==> flow/design.v <==
module LASER(
	CLK,
	RST,
	X,
	Y,
	C1X,
	C1Y,
	C2X,
	C2Y,
	DONE
);
input 		    CLK, RST;
input [3:0]         X, Y;
output reg	    DONE;
output reg [3:0]    C1X, C1Y, C2X, C2Y;
parameter    s_idle    = 'd0,
	     s_input   = 'd1,
	     s_circle1 = 'd2,
             s_circle2 = 'd3,
	     s_check   = 'd4,
	     s_output  = 'd5;
integer    i,j;
reg 	     map[0:15][0:15];
reg [2:0]    current_state, next_state;
reg [5:0]    cover_num1, best_num1, cover_num2, best_num2, previous_sum; 	
reg [6:0]    cnt, cnt1;
reg signed [4:0]    bias_x, bias_y;
reg signed [4:0]    cur_x, cur_y, cir1_x, cir1_y, cir2_x, cir2_y;
reg signed [4:0]    best_x1, best_y1, best_x2, best_y2;
reg signed [4:0]    last_x1, last_y1, last_x2, last_y2;
wire	convergence, search_finish, delay_flag;
wire    outside_x1, outside_y1, outside_x2, outside_y2;
wire signed[5:0]    dis1, dis2; 		
assign dis1 = (cur_x-cir1_x)*(cur_x-cir1_x) + (cur_y-cir1_y)*(cur_y-cir1_y);
assign dis2 = (cur_x-cir2_x)*(cur_x-cir2_x) + (cur_y-cir2_y)*(cur_y-cir2_y);
assign search_finish = (cnt == 'd63 && cnt1 == 'd80);
assign delay_flag = (cnt1 == 'd80);
assign convergence = (best_num1 + best_num2 <= previous_sum );
assign outside_x1 = (cir1_x + bias_x > 'd15 || cir1_x + bias_x < 0);
assign outside_y1 = (cir1_y + bias_y > 'd15 || cir1_y + bias_y < 0);
assign outside_x2 = (cir2_x + bias_x > 'd15 || cir2_x + bias_x < 0);
assign outside_y2 = (cir2_y + bias_y > 'd15 || cir2_y + bias_y < 0);
always@(posedge CLK) begin
        if(RST)	
            current_state <= s_idle;
        else	
	    current_state <= next_state;
end
always@(*) begin
        next_state = current_state;
        case(current_state)
            s_idle   : 			     next_state = s_input;
	    s_input  :  if(cnt == 'd39)	     next_state = s_circle1;
	    s_circle1:  if(search_finish)    next_state = s_circle2;
	    s_circle2:  if(search_finish)    next_state = s_check;
	    s_check  :  if(convergence)	     next_state = s_output;
	                else	             next_state = s_circle2;
	    s_output : 			     next_state = s_input;
        endcase
end
always@(posedge CLK) begin
        case(current_state)
            s_idle   :  if(RST)			       cnt <= 'd0;  
	    s_input  :  if(cnt == 'd39)		       cnt <= 'd0;
		        else 			       cnt <= cnt+1;
	    s_circle1:  if(next_state == s_circle2)    cnt <= 'd0;
		        else if(delay_flag)	       cnt <= cnt+1;
	    s_circle2:  if(next_state == s_check)      cnt <= 'd0;     
	                else if(delay_flag)	       cnt <= cnt+1;
	    s_output :				       cnt <= 'd0;					
        endcase
end
always@(posedge CLK) begin
        case(current_state)
            s_idle   :  if(RST)		  cnt1 <= 'd0;  
	    s_circle1:  if(delay_flag)    cnt1 <= 'd0;
	                else 		  cnt1 <= cnt1+1;
	    s_circle2:  if(delay_flag)	  cnt1 <= 'd0;
		        else 		  cnt1 <= cnt1+1;
	    s_output :			  cnt1 <= 'd0;
    endcase
end
always@(posedge CLK) begin
        case(current_state)
            s_idle   : if(RST)
		           for(i=0;i<16;i=i+1)
		               for(j=0;j<16;j=j+1)
		                   map[i][j] <= 'd0;
	    s_input  : map[X][Y] <= 'd1;
	    s_output : for(i=0;i<16;i=i+1)
		           for(j=0;j<16;j=j+1)
			       map[i][j] <= 'd0;		
        endcase
end
always@(posedge CLK) begin
	case(current_state)
		s_idle   : if(RST)    cur_x <= 0;
		s_circle1: 	      cur_x <= (outside_x1) ? 0 : cir1_x + bias_x;
		s_circle2:	      cur_x <= (outside_x2) ? 0 : cir2_x + bias_x;
		s_output : 	      cur_x <= 0;
	endcase
end
always@(posedge CLK) begin
	case(current_state)
		s_idle   : if(RST)    cur_y <= 0;
		s_circle1: 	      cur_y <= (outside_y1) ? 0 : cir1_y + bias_y;
		s_circle2:	      cur_y <= (outside_y2) ? 0 : cir2_y + bias_y;
		s_output : 	      cur_y <= 0;
	endcase
end
always@(posedge CLK) begin
	case(current_state)
	    s_idle   : 	if(RST)    
                            begin	
                                cir1_x <= 2; 			
                                cir1_y <= 0; 		 	
                            end
	    s_circle1:  if(delay_flag)			
			    begin	
			        if(cir1_x == 'd14)	
                                    begin	
                                        cir1_x <= 2; 			
                                        cir1_y <= cir1_y+2; 	
                                    end
			        else				
                                    begin	
                                        cir1_x <= cir1_x + 2;
				    end
			     end
			 else if(delay_flag)		
                             begin	
                                 cir1_x <= cir1_x + 2;
			     end 
	     s_check  :  if(!convergence)
		             begin   
                                 cir1_x <= best_x2;
		                 cir1_y <= best_y2;
		             end  
	     s_output :	 begin	
                             cir1_x <= 2; 			
                             cir1_y <= 0;
 			 end
	 endcase
end
always@(posedge CLK) begin
	case(current_state)
	    s_idle   : 	if(RST)					
                            begin
                                cir2_x <= 2; 			
                                cir2_y <= 0; 			
                            end
	    s_circle2:  if(delay_flag)
			    begin	
			        if(cir2_x == 'd14)	
                                    begin	
                                        cir2_x <= 2; 			
                                        cir2_y <= cir2_y+2;
                                    end
				else
				    begin
                                	cir2_x <= cir2_x + 2;
				    end
			     end
	    s_check  :  if(!convergence)
		            begin	
                                cir2_x <= 2; 			
                                cir2_y <= 0; 			
                            end
	    s_output :	
		        begin	
                            cir2_x <= 2; 			
                            cir2_y <= 0; 			
                        end
	endcase
end
always@(posedge CLK) begin
	case(current_state)
	    s_idle   :  if(RST)					
                            begin	
                                best_x1 <= 0; 
                                best_y1 <= 0; 												
                            end
	    s_circle1:  if(delay_flag)			
                            begin	
                                best_x1 <= (cover_num1 > best_num1) ? cir1_x : best_x1;
				best_y1 <= (cover_num1 > best_num1) ? cir1_y : best_y1;
                            end
	    s_check  :  if(!convergence)		
                            begin	
                                best_x1 <= best_x2;
			        best_y1 <= best_y2;										
                            end
	    s_output :							
                            begin	
                                best_x1 <= 0; 
				best_y1 <= 0; 												
                            end
	endcase
end
always@(posedge CLK) begin
	case(current_state)
            s_idle   : 	if(RST)					
                            begin
	                        best_x2 <= 0; 
				best_y2 <= 0;
 			    end
	    s_circle2:  if(delay_flag)			
                            begin
                         	best_x2 <= (cover_num2 > best_num2) ? cir2_x : best_x2;
				best_y2 <= (cover_num2 > best_num2) ? cir2_y : best_y2;
                            end 
	    s_output :	begin	
                            best_x2 <= 0; 
			    best_y2 <= 0; 	
                        end
	endcase
end
always@(posedge CLK) begin
	case(current_state)
	    s_idle   : if(RST) 					
                           bias_x <= -'d4;
	    s_circle1: if(bias_x == 'd4)
		           bias_x <= -'d4;
		       else
			   bias_x <= bias_x+1;
	    s_circle2: if(bias_x == 'd4)		
                           bias_x <= -'d4;
		       else	
			   bias_x <= bias_x+1;
	    s_output : bias_x <= -'d4;
	endcase
end
always@(posedge CLK) begin
	case(current_state)
	    s_idle   : if(RST) 					
                           bias_y <= -'d4;
	    s_circle1: if(delay_flag)			
                           bias_y <= -'d4;
		       else if(bias_x == 'd4)	
                           bias_y <= bias_y+1;	 			
	    s_circle2: if(delay_flag)			
                           bias_y <= -'d4;
		       else if(bias_x == 'd4)	
                           bias_y <= bias_y+1;	
	    s_output : bias_y <= -'d4;
	endcase
end
always@(posedge CLK) begin
	case(current_state)
	    s_idle   : if(RST) 												
                           cover_num1 <= 'd0;
	    s_circle1: if(delay_flag)										
                           cover_num1 <= 'd0;
		       else if(outside_x1 || outside_y1)					
                           cover_num1 <= cover_num1;
		       else if(dis1 <= 'sd16  && map[cur_x][cur_y] == 'd1)	
                           cover_num1 <= cover_num1+1;					 
	    s_output : 						 								
                       cover_num1 <= 'd0;
	endcase
end
always@(posedge CLK) begin
	case(current_state)
	    s_idle   : if(RST) 												
                           best_num1 <= 'd0;
	    s_circle1: if(delay_flag)										
                           best_num1 <= (cover_num1 > best_num1) ? cover_num1 : best_num1;					
	    s_check  : if(!convergence)										
                           best_num1 <= best_num2;		
	    s_output : 														
                           best_num1 <= 'd0;
	endcase
end
always@(posedge CLK) begin
	case(current_state)
	    s_idle   : if(RST) 												
                           cover_num2 <= 'd0;				
	    s_circle2: if(delay_flag)										
                           cover_num2 <= 'd0;
		       else if(outside_x2 || outside_y2)					
                           cover_num2 <= cover_num2;
		       else if(dis2 <= 'sd16  && map[cur_x][cur_y] == 'd1)	
                           cover_num2 <= (dis1 > 'sd16) ? cover_num2+1 : cover_num2;	
	    s_output : 														
                       cover_num2 <= 'd0;
	endcase
end
always@(posedge CLK) begin
	case(current_state)
	    s_idle   : if(RST) 												
                           best_num2 <= 'd0;				
	    s_circle2: if(delay_flag)										
                           best_num2 <= (cover_num2 > best_num2) ? cover_num2 : best_num2;
	    s_check	 : if(!convergence)										
                           best_num2 <= 'd0;
	    s_output : 														
                           best_num2 <= 'd0;
	endcase
end
always@(posedge CLK) begin
	case(current_state)
	    s_idle   : if(RST) 	           previous_sum <= 'd0;				
	    s_check  : if(!convergence)    previous_sum <= best_num1 + best_num2;	
	    s_output : 		           previous_sum <= 'd0;
	endcase
end
always@(posedge CLK) begin
	if(current_state == s_check && !convergence)
	begin
	    last_x1 <= best_x1;
	    last_y1 <= best_y1;
	    last_x2 <= best_x2;
	    last_y2 <= best_y2;
	end
	else if(current_state == s_output)
	begin
            last_x1 <= 'd0;
	    last_y1 <= 'd0;
	    last_x2 <= 'd0;
	    last_y2 <= 'd0;
	end
end
always@(posedge CLK) begin
	if(next_state == s_output)    DONE <= 'd1;
	else			      DONE <= 'd0;
end
always@(posedge CLK) begin
	if(next_state == s_output) 
	begin
	    C1X <= last_x1[3:0];
	    C1Y <= last_y1[3:0];
	    C2X <= last_x2[3:0];
	    C2Y <= last_y2[3:0];
	end
	else
	begin
	    C1X <= 'd0;
	    C1Y <= 'd0;
	    C2X <= 'd0;
	    C2Y <= 'd0;
	end
end
endmodule 
### Step by step through the tools: LASER

The steps from the RTL of LASER to its reports follow in flow order.
Lines are those of the file above, counted from 1.
Operators carry their Yosys type and port widths (W data, S select, Z words).
Cell names lack the library's common part.
A cell with -- has no value.

| set-up | value |
|---|---|
| top module | LASER |
| clock | CLK |
| cell library | sky130hd |
| timing corner | tt_025C_1v80 |

### After elaboration

Yosys after proc, flatten, opt, wreduce and memory -nomap, before mapping. Memory bits, and registers merged into a memory's read port (data or address), are not among the register bits. Print and check cells are not counted.
Memory sizes are those after Yosys's memory passes, which may raise the word count (mostly to a power of two), join words into wider ones and drop unused or constant bits.

| storage and ports | value |
|---|---|
| bits in latches | 0 |
| output and inout port bits | 17 |
| input port bits | 10 |
| bits in registers | 138 |
| ROM bits | 0 |
| RAM bits | 256 |
| memory cells | 1 |

| cells by class | value |
|---|---|
| mux-type cells | 93 |
| $add $sub $neg | 27 |
| equality and inequality tests | 28 |
| bitwise operators | 7 |
| shift-type cells | 0 |
| magnitude comparators | 14 |
| divide/modulo/power cells | 0 |
| reductions and logical operators | 35 |
| multipliers | 4 |

Memory list:

| name | words | bits a word | line | RTL |
|---|---|---|---|---|
| map | 256 | 1 | 23 | `reg map[0:15][0:15];` |

Operators with widths:

| operator | number |
|---|---|
| $mul A6 B6 Y6 | 4 |
| $mux W5 | 26 |
| $pmux W5 S4 | 6 |
| $mux W6 | 15 |
| $mux W64 | 1 |
| $pmux W5 S3 | 4 |
| $pmux W6 S3 | 3 |
| $add A5 B5 Y6 | 8 |
| $pmux W6 S4 | 2 |
| $mux W7 | 6 |
| $mux W4 | 10 |
| $pmux W7 S5 | 1 |
| $mux W32 | 1 |
| $pmux W4 S4 | 2 |
| $reduce_and A5 Y1 | 5 |
| $sub A5 B5 Y6 | 4 |
| $lt A6 B1 Y1 const B | 4 |
| $gt A6 B4 Y1 const B | 4 |
| $pmux W7 S3 | 1 |
| $add A5 B3 Y5 const B | 4 |
| $add A6 B6 Y6 | 3 |
| $ne A2 B2 Y1 const B | 8 |
| $reduce_and A4 Y1 | 4 |
| $mux W16 | 1 |
| $mux W8 | 2 |
| $pmux W3 S5 | 1 |
| $add A7 B1 Y7 const B | 2 |
| $eq A7 B6 Y1 const B | 2 |

Not listed: further kinds 32, cells in them 74.

### Logic depth

Depth = most cells in a row (Yosys ltp): at word level without a register or memory, in the mapped netlist without a sequential cell, where the memories' decode and read muxes count.

| depth | value |
|---|---|
| depth after elaboration | 9 |
| ABC_AREA | 1 |
| depth in mapped cells | 28 |
| mapped depth without buffers | 28 |

### Synthesis result

The flow's flattened synthesis, as Yosys stat reports it; memories are mapped. The netlist is that of the ABC_AREA named above (0 if unset); the other value can give another one.
Totals and module areas in this step are rounded.

| synthesis totals | value |
|---|---|
| cell count | 2427 |
| cell area after synthesis | 19000 µm² |
| flip-flops | 384 |
| buffers | 157 |

Cells by type:

| type | number | total area (µm²) |
|---|---|---|
| dfxtp_1 | 278 | 5.57E+03 |
| edfxtp_1 | 106 | 3.18E+03 |
| nand3_1 | 512 | 2.56E+03 |
| nand2_1 | 382 | 1.43E+03 |
| o21ai_0 | 272 | 1.36E+03 |
| ha_1 | 94 | 1.18E+03 |
| inv_1 | 239 | 897.11 |
| nor2_1 | 125 | 469.2 |
| fa_1 | 20 | 400.384 |
| clkbuf_1 | 105 | 394.128 |
| xnor2_1 | 27 | 236.477 |
| o22ai_1 | 36 | 225.216 |
| a21oi_1 | 42 | 210.202 |
| xor2_1 | 23 | 201.443 |
| buf_2 | 29 | 145.139 |
| o211ai_1 | 18 | 135.13 |
| nor3_1 | 14 | 70.067 |
| or2_2 | 11 | 68.816 |

Not listed: further types 30, cells in them 94.

### Worst setup path after synthesis

Path of least setup slack by OpenSTA after synthesis, without wires, with an ideal clock, recovery checks aside; 20% of the period is set as input and as output delay. Where synthesis merged equal registers, the netlist keeps one of their names.

| timing after synthesis | value |
|---|---|
| kind | register to register |
| start point | register cur_x[1] |
| end point | register cover_num1[0] |
| data required time | 5.637 ns |
| library setup time | 0.363 ns |
| data arrival time | 4.919 ns |
| path slack | 0.717 ns |
| stages on the path | 26 |
| delay of the path | 5.282 ns |
| period | 6.0 ns |
| synthesis period reached | 5.283 ns |

"delay of the path" is the arrival time less input delay plus setup time.
"stages on the path": output pins that drive a net of the path, with the launching flip-flop's if there is one; two outputs of one cell count as two.
"synthesis period reached" is the clock period less the worst setup slack; recovery checks do not enter. This is arithmetic on one report: input and output delays are still those of the set period (20% each).
The rows between start and end are the longest chain of elaborated cells between them; the timing report does not say that the signal goes this way. Where chains are equally long, one stands for them.
A line is the first line of the expression or statement that the cell stems from. Yosys adds cells for indexed reads and writes and turns some case tables into memories.
A register here has more assigning lines than the two given.
The path ends at the enable pin of a flip-flop; only ways to that pin are counted.

| on the way, after synthesis | value |
|---|---|
| cell sequence | edfxtp_1 -> fa_1 -> nand2_1 -> nand2_1 -> a21oi_1 -> inv_1 -> or2_2 -> nand3_1 -> fa_1 -> inv_1 -> ha_1 -> fa_1 -> ha_1 -> inv_1 -> fa_1 -> inv_1 -> ha_1 -> xnor2_1 -> xor2_1 -> xnor2_1 -> nand2_1 -> nand2_1 -> nor2_1 -> nor2_1 -> nand3_1 -> a21oi_1 |
| length of the longest elaborated chain | 7 |
| elaborated cells on any way between the ends | 9 |

Ends and longest elaborated chain, after synthesis:

| item | line | RTL |
|---|---|---|
| start, declared | 28 | `reg signed [4:0]    cur_x, cur_y, cir1_x, cir1_y, cir2_x, cir2_y;` |
| start, assigned | 98 | `s_circle1: cur_x <= (outside_x1) ? 0 : cir1_x + bias_x;` |
| start, assigned | 99 | `s_circle2: cur_x <= (outside_x2) ? 0 : cir2_x + bias_x;` |
| $sub A5 B5 Y6 | 34 | `assign dis1 = (cur_x-cir1_x)*(cur_x-cir1_x) + (cur_y-cir1_y)*(cur_y-cir1_y);` |
| $mul A6 B6 Y6 | 34 |  |
| $add A6 B6 Y6 | 34 |  |
| $le A6 B6 Y1 | 256 | `else if(dis1 <= 'sd16 && map[cur_x][cur_y] == 'd1)` |
| $logic_and A1 B1 Y1 | 256 |  |
| $ne A3 B3 Y1 | -- |  |
| $reduce_and A4 Y1 | -- |  |
| end, assigned | 255 | `cover_num1 <= cover_num1;` |
| end, assigned | 257 | `cover_num1 <= cover_num1+1;` |
| end, declared | 25 |  |

### Timing after layout

From the final timing report of run 2: the path of least setup slack in the routed layout; clock arrival at registers is part of the times.

| timing after layout | value |
|---|---|
| kind | register to register |
| start point | register cur_y[1] |
| end point | register cover_num1[4] |
| stages on the path | 26 |
| path slack | 0.34 ns |
| library setup time | 0.28 ns |
| period | 6.0 ns |
| data arrival time | 5.96 ns |
| data required time | 6.30 ns |

The rows between start and end are the longest chain of elaborated cells between them; the timing report does not say that the signal goes this way. Where chains are equally long, one stands for them.
A register here has more assigning lines than the two given.
The path ends at the enable pin of a flip-flop; only ways to that pin are counted.

| on the way, after layout | value |
|---|---|
| cell sequence | edfxtp_1 -> inv_1 -> buf_4 -> buf_8 -> ha_1 -> o21ai_0 -> nand2_1 -> xor2_1 -> or2_2 -> fa_1 -> inv_1 -> ha_1 -> inv_1 -> fa_1 -> inv_1 -> ha_2 -> xnor2_1 -> xor2_1 -> xnor2_1 -> nand2_1 -> nand2_2 -> nor2_1 -> nor2_1 -> nand3_2 -> a21oi_4 -> buf_12 |
| length of the longest elaborated chain | 7 |
| elaborated cells on any way between the ends | 9 |

Ends and longest elaborated chain, after layout:

| item | line | RTL |
|---|---|---|
| start, declared | 28 | `reg signed [4:0]    cur_x, cur_y, cir1_x, cir1_y, cir2_x, cir2_y;` |
| start, assigned | 106 | `s_circle1: cur_y <= (outside_y1) ? 0 : cir1_y + bias_y;` |
| start, assigned | 107 | `s_circle2: cur_y <= (outside_y2) ? 0 : cir2_y + bias_y;` |
| $sub A5 B5 Y6 | 34 | `assign dis1 = (cur_x-cir1_x)*(cur_x-cir1_x) + (cur_y-cir1_y)*(cur_y-cir1_y);` |
| $mul A6 B6 Y6 | 34 |  |
| $add A6 B6 Y6 | 34 |  |
| $le A6 B6 Y1 | 256 | `else if(dis1 <= 'sd16 && map[cur_x][cur_y] == 'd1)` |
| $logic_and A1 B1 Y1 | 256 |  |
| $ne A3 B3 Y1 | -- |  |
| $reduce_and A4 Y1 | -- |  |
| end, assigned | 255 | `cover_num1 <= cover_num1;` |
| end, assigned | 257 | `cover_num1 <= cover_num1+1;` |
| end, declared | 25 |  |

Subject: LASER on sky130hd, stored results

Hello all,

2 stored runs of LASER in the flow (synthesis by Yosys, layout by OpenROAD, sky130hd cells), in arbitrary order. Constraints: input delay and output delay 20% of the set period each, output load 0.01 pF.
"clock period reached" = clock period - worst setup slack. The figure is calculated, with input and output delays left at 20% of the set period.
"power consumption": no workload was simulated; the value follows from the tool's default switching activity.
Values from the reports are rounded here.

## Run 1

==> flow/run.sh <==
#!/bin/bash
# the make line also repeats the synthesis and layout settings of config.mk as NAME=value (left out here)
make -C /OpenROAD-flow-scripts/flow DESIGN_CONFIG=/design/flow/config.mk WORK_HOME=/design/flow/orfs CLKGATE_MAP_FILE= finish
==> flow/config.mk <==
export PLATFORM = sky130hd
export DESIGN_NAME = LASER
export DESIGN_NICKNAME = LASER
export VERILOG_FILES = /design/flow/design.v
export SDC_FILE = /design/flow/constraint.sdc
export NUM_CORES = 4
export LEC_CHECK = 0
export ABC_AREA = 1
export CAP_MARGIN = 25
export CELL_PAD_IN_SITES_DETAIL_PLACEMENT = 1
export CELL_PAD_IN_SITES_GLOBAL_PLACEMENT = 1
export CORE_ASPECT_RATIO = 1.0
export CORE_MARGIN = 9
export CORE_UTILIZATION = 70
export CTS_CLUSTER_DIAMETER = 161
export CTS_CLUSTER_SIZE = 59
export GPL_ROUTABILITY_DRIVEN = 0
export GPL_TIMING_DRIVEN = 1
export HOLD_SLACK_MARGIN = 0.23
export MAX_ROUTING_LAYER = met5
export PLACE_DENSITY = 0.51
export SETUP_SLACK_MARGIN = -0.25
export SLEW_MARGIN = 20
export TNS_END_PERCENT = 35
==> flow/constraint.sdc <==
create_clock -name core_clock -period 3.51 [get_ports {CLK}]
set_input_delay 0.7020 -clock core_clock [delete_from_list [all_inputs] [get_ports {CLK}]]
set_output_delay 0.7020 -clock core_clock [all_outputs]
set_load 0.01 [all_outputs]

Run 1: incomplete, placement halted on GPL-0301

## Run 2

==> flow/run.sh <==
#!/bin/bash
# the make line also repeats the synthesis and layout settings of config.mk as NAME=value (left out here)
make -C /OpenROAD-flow-scripts/flow DESIGN_CONFIG=/design/flow/config.mk WORK_HOME=/design/flow/orfs CLKGATE_MAP_FILE= finish
==> flow/config.mk <==
export PLATFORM = sky130hd
export DESIGN_NAME = LASER
export DESIGN_NICKNAME = LASER
export VERILOG_FILES = /design/flow/design.v
export SDC_FILE = /design/flow/constraint.sdc
export NUM_CORES = 4
export LEC_CHECK = 0
export ABC_AREA = 1
export CAP_MARGIN = 20
export CELL_PAD_IN_SITES_DETAIL_PLACEMENT = 1
export CORE_ASPECT_RATIO = 1.97
export CORE_MARGIN = 5
export CORE_UTILIZATION = 43
export CTS_CLUSTER_DIAMETER = 48
export GPL_TIMING_DRIVEN = 0
export MAX_ROUTING_LAYER = met4
export MIN_ROUTING_LAYER = met2
export PLACE_DENSITY_LB_ADDON = 0.22
export SETUP_SLACK_MARGIN = 0.17
export SLEW_MARGIN = 20
==> flow/constraint.sdc <==
create_clock -name core_clock -period 6.0 [get_ports {CLK}]
set_input_delay 1.2000 -clock core_clock [delete_from_list [all_inputs] [get_ports {CLK}]]
set_output_delay 1.2000 -clock core_clock [all_outputs]
set_load 0.01 [all_outputs]

| result of run 2 | value |
|---|---|
| chip area after synthesis (Yosys) | 19000 µm² |
| die area | 50000 µm² |
| standard-cell area after routing | 22000 µm² |
| final design utilization | 49 % |
| worst setup slack after layout | 0.34 ns |
| post-route setup TNS | 0.000 ns |
| power consumption | 6200 µW |
| clock period reached | 5.660 ns |

Thanks
